==> flow/design.v <==
`timescale 1ns/100ps
module mult_stage( input clock, reset, start, nuke, 
		   input [63:0] product_in, mplier_in, mcand_in,
		   output logic done,
		   output logic [63:0] product_out, mplier_out, mcand_out
		  );
	logic [63:0] prod_in_reg, partial_prod_reg;
	logic [63:0] partial_product, next_mplier, next_mcand;
	assign product_out = prod_in_reg + partial_prod_reg;
	assign partial_product = mplier_in[7:0] * mcand_in;
	assign next_mplier = {8'b0,mplier_in[63:8]};
	assign next_mcand = {mcand_in[55:0],8'b0};
	always_ff @(posedge clock) begin
		prod_in_reg      <= product_in;
		partial_prod_reg <= partial_product;
		mplier_out       <= next_mplier;
		mcand_out        <= next_mcand;
	end
	always_ff @(posedge clock) begin
		if(reset)
			done <= 1'b0;
		else if(nuke)
			done <= 1'b0;
		else
			done <= start;
	end
endmodule
`timescale 1ns/100ps
module mult(	input clock, reset, nuke, 
		input [63:0] mcand, mplier,
		input start,
		output [63:0] product,
		output done
	   );
  	logic [63:0] mcand_out, mplier_out;
  	logic [(7*64)-1:0] internal_products, internal_mcands, internal_mpliers;
  	logic [6:0] internal_dones;
	mult_stage mstage [7:0]  (
		.clock(clock),
		.reset(reset),
		.nuke(nuke), 
		.product_in({internal_products,64'h0}),
		.mplier_in({internal_mpliers,mplier}),
		.mcand_in({internal_mcands,mcand}),
		.start({internal_dones,start}),
		.product_out({product,internal_products}),
		.mplier_out({mplier_out,internal_mpliers}),
		.mcand_out({mcand_out,internal_mcands}),
		.done({done,internal_dones})
	);
endmodule
== Reports on mult ==
What the tools print for mult, step after step.
Line numbers count from 1 in the design file above.
Operators: Yosys type, input widths -> output width; for muxes data width and select width s.
Library cell names are shortened.
Not given: -

* Design top: mult
* Clock input: clock
* Library: sky130hd
* Library corner: tt_025C_1v80

== After elaboration ==
Counts by Yosys on the flattened word-level netlist (proc, flatten, opt, wreduce; memories kept). Register bits leave out memories and registers merged into their read ports (data or address); mux counts leave out enables and synchronous resets folded into registers. Print and check cells are left out. Cells with the same type and inputs are merged into one.

* Flip-flop bits (word level): 1,192
* Input bits: 132
* Output and inout bits: 65
* Elaborated cells: 53

* Add/subtract/negate cells: 7
* Multiply operators: 8
* Reductions and logical operators: 1

{| class="wikitable"
|+ Operators with widths
! cell !! count
|-
| $mul 8x64->64 || 1
|-
| $add 64x64->64 || 7
|-
| $mul 8x56->56 || 1
|-
| $mul 8x48->48 || 1
|-
| $mul 8x40->40 || 1
|-
| $mul 8x32->32 || 1
|-
| $mul 8x24->24 || 1
|-
| $mul 8x16->16 || 1
|-
| $mul 8x8->8 || 1
|-
| $reduce_or 2->1 || 1
|}

== Logic depth ==
Depth = most cells in a row (Yosys ltp): at word level without a register or memory, in the mapped netlist without a sequential cell, where the memories' decode and read muxes count.

* Word-level depth: 1
* ABC_AREA: 0
* Gate-level depth with buffers: 23
* Depth with buffers taken out: 21

== Synthesis result ==
Source: synth_stat.txt of the flow (Yosys; design flattened, memories mapped). It holds for the ABC_AREA given above (unset counts as 0); a run with the other value may have another netlist.
Totals and module areas in this step are rounded.

{| class="wikitable"
|+ Cells by type
! cell !! count !! total area (µm²)
|-
| fa_1 || 1,447 || 2.9E+04
|-
| dfxtp_1 || 1,192 || 2.39E+04
|-
| and2_1 || 1,505 || 9,415.28
|-
| ha_1 || 569 || 7.12E+03
|-
| inv_1 || 1,262 || 4.74E+03
|-
| xnor2_1 || 401 || 3.51E+03
|-
| nand2_1 || 768 || 2.88E+03
|-
| a21oi_1 || 381 || 1.91E+03
|-
| a21o_1 || 232 || 1,741.67
|-
| xor2_1 || 129 || 1.13E+03
|-
| o21ai_0 || 222 || 1.11E+03
|-
| nor2_1 || 251 || 942.154
|-
| clkbuf_1 || 232 || 870.835
|-
| o21a_1 || 67 || 502.982
|-
| o21bai_1 || 61 || 457.939
|-
| nand3_1 || 90 || 450.432
|-
| buf_4 || 56 || 420.403
|-
| nand2b_1 || 66 || 412.896
|}

Not listed: further types 61, cells in them 511.

* Cells in the netlist: 9,442
* Chip area (Yosys): 94,200 µm²
* Sequential area: 23,900 µm²
* Flip-flops: 1,192
* Buffers: 289

The figures by module come from a second, unflattened synthesis with its own total; it is not the netlist above.

* Cells (unflattened synthesis): 19,361
* Area total of the unflattened synthesis: 185,000 µm²

Rows give one instance, submodules left out.

{| class="wikitable"
|+ By module
! module !! instances !! cells !! area (µm²) !! seq. area (µm²)
|-
| mult_stage || 8 || 2,420 || 23,100 || 4,820
|-
| mult || 1 || 1 || 3.8 || 0.0
|}

== Path before layout ==
Source: OpenSTA report_checks on the synthesized netlist (no wires, ideal clock, input and output delay 20% of the period each), path of least setup slack; recovery checks are left aside. Register names are those of the netlist, which keeps one name where synthesis merged equal registers.

* Kind: input to register
* From: in mplier[5]
* To: reg mstage[0].partial_prod_reg[48]
* Clock period: 7.0 ns
* Input delay: 1.400 ns
* Setup time: 0.125 ns
* Time at the first pin: 1.400 ns
* Data arrival time: 6.360 ns
* Required time: 6.875 ns
* Slack: 0.516 ns
* Path delay: 5.085 ns
* Stages: 22
* Path buffers: 2
* Period reached after synthesis: 6.484 ns

"path delay" is the arrival time less input delay plus setup time.
"stages": output pins that drive a net of the path, with the launching flip-flop's if there is one; two outputs of one cell count as two.
"period reached after synthesis" is the clock period less the worst setup slack; recovery checks do not enter. This is arithmetic on one report: input and output delays are still those of the set period (20% each).
The rows between start and end are the longest chain of elaborated cells between them; the timing report does not say that the signal goes this way. Where chains are equally long, one stands for them.
Each line given opens the expression or statement behind the cell; cells for indexed reads and writes are added by Yosys, which also makes memories of some case tables.

* Cell sequence: clkbuf_1 clkbuf_1 nand2_1 fa_1 inv_1 fa_1 fa_1 inv_1 fa_1 inv_1 ha_1 a2111oi_0 o21ai_0 a32oi_1 o21ai_0 a21oi_1 o21ai_0 o21ai_0 o41a_1 o21ai_0 a21oi_1 xnor2_1
* Cells in the longest elaborated chain: 1
* Elaborated cells between the ends (all ways): 1
* Source lines of those cells: 1
* Those cells by class: 1 x mul

{| class="wikitable"
|+ Ends and longest elaborated chain, post-synthesis
! element !! RTL line !! text
|-
| from (decl) || 30 || <nowiki>input [63:0] mcand, mplier,</nowiki>
|-
| $mul 8x64->64 || 10 ||
|-
| to (assign) || 15 ||
|-
| to (decl) || 7 || <nowiki>logic [63:0] prod_in_reg, partial_prod_reg;</nowiki>
|}

== Timing after layout ==
Path of least setup slack in the final report of flow run A (OpenROAD, finished layout, wires in). Where an end is a register, its clock arrival counts in the times.

* Kind: input to register
* From: in mplier[2]
* To: reg mstage[0].partial_prod_reg[59]
* Clock period: 6.66 ns
* Input delay: 1.33 ns
* Setup time: 0.07 ns
* Time at the first pin: 1.33 ns
* Data arrival time: 7.06 ns
* Required time: 7.37 ns
* Slack: 0.31 ns
* Stages: 23
* Path buffers: 4

The rows between start and end are the longest chain of elaborated cells between them; the timing report does not say that the signal goes this way. Where chains are equally long, one stands for them.

* Cell sequence: clkdlybuf4s50_1 buf_12 and2_1 fa_1 fa_1 fa_1 inv_1 fa_1 inv_1 ha_1 a21o_1 or3_1 o2111ai_1 o211ai_1 a21oi_1 buf_4 nor4_2 o21ai_0 buf_4 nand2_1 a221o_1 a21boi_0 xnor2_1
* Cells in the longest elaborated chain: 1
* Elaborated cells between the ends (all ways): 1
* Source lines of those cells: 1
* Those cells by class: 1 x mul

{| class="wikitable"
|+ Ends and longest elaborated chain, after layout
! element !! RTL line !! text
|-
| from (decl) || 30 || <nowiki>input [63:0] mcand, mplier,</nowiki>
|-
| $mul 8x64->64 || 10 ||
|-
| to (assign) || 15 ||
|-
| to (decl) || 7 || <nowiki>logic [63:0] prod_in_reg, partial_prod_reg;</nowiki>
|}

Below are 3 stored runs of the flow (Yosys, OpenROAD; platform sky130hd) on mult, each with its settings and what was measured, unordered. Constraints: input delay and output delay 20% of the set period each, output load 0.01 pF.
"period reached" is the run's clock period less its worst setup slack. It is reckoned from that one timing run; input and output delays stay at 20% of the period that was set.
"worst path time" is the time allowed to the run's worst setup path (the clock period less input and output delay, where it has them) less its slack. Clock arrival times count: a late capture clock shortens it, a late launch clock lengthens it.
By "total power of the final layout" is meant OpenSTA's value without simulated activity: inputs other than the clock are taken to toggle once in ten clock periods, and the tool carries that through the logic.
Values from the reports are rounded here.

=== Flow run A ===
{| class="wikitable"
! Setting !! Value
|-
| CORE_UTILIZATION || 17
|-
| period_ns || 6.66
|-
| CAP_MARGIN || 20
|-
| CORE_MARGIN || 2
|-
| SLEW_MARGIN || 20
|-
! Result !! Value
|-
| Area inside the die boundary || 560,000 µm²
|-
| Smallest setup slack || 0.311 ns
|-
| Synthesized cell area || 94,200 µm²
|-
| Period reached || 6.349 ns
|-
| Worst path time || 5.02 ns
|-
| Kind of the worst setup path || input to register
|-
| Final design utilization || 0.201
|-
| Worst hold slack || 0.302 ns
|-
| Total negative setup slack || 0.000 ns
|-
| Total power of the final layout || 54,300 uW
|}

=== Flow run B ===
{| class="wikitable"
! Setting !! Value
|-
| ABC_AREA || 0
|-
| CELL_PAD_IN_SITES_DETAIL_PLACEMENT || 2
|-
| CELL_PAD_IN_SITES_GLOBAL_PLACEMENT || 1
|-
| CORE_UTILIZATION || 40
|-
| CTS_CLUSTER_DIAMETER || 156
|-
| CTS_CLUSTER_SIZE || 69
|-
| GPL_ROUTABILITY_DRIVEN || 0
|-
| HOLD_SLACK_MARGIN || 0.24
|-
| MIN_ROUTING_LAYER || met2
|-
| PLACE_DENSITY || 0.79
|-
| TNS_END_PERCENT || 100
|-
| period_ns || 4.99
|-
| CAP_MARGIN || 20
|-
| CORE_MARGIN || 2
|-
| SLEW_MARGIN || 20
|}
No final report: routing broke off with GRT-0116.

=== Flow run C ===
{| class="wikitable"
! Setting !! Value
|-
| ABC_AREA || 0
|-
| CAP_MARGIN || 35
|-
| CORE_ASPECT_RATIO || 1.63
|-
| CORE_MARGIN || 7
|-
| CORE_UTILIZATION || 18
|-
| CTS_CLUSTER_DIAMETER || 263
|-
| CTS_CLUSTER_SIZE || 16
|-
| GPL_ROUTABILITY_DRIVEN || 0
|-
| GPL_TIMING_DRIVEN || 0
|-
| MIN_ROUTING_LAYER || met2
|-
| SETUP_SLACK_MARGIN || 0.13
|-
| TNS_END_PERCENT || 80
|-
| period_ns || 4.87
|-
| SLEW_MARGIN || 20
|-
! Result !! Value
|-
| Period reached || 5.824 ns
|-
| Total negative setup slack || -48.5 ns
|-
| Smallest setup slack || -0.954 ns
|-
| Area inside the die boundary || 544,000 µm²
|-
| Synthesized cell area || 94,200 µm²
|-
| Total power of the final layout || 80,000 uW
|-
| Final design utilization || 0.219
|-
| Worst hold slack || 0.251 ns
|-
| Worst path time || 4.85 ns
|-
| Kind of the worst setup path || input to register
|}
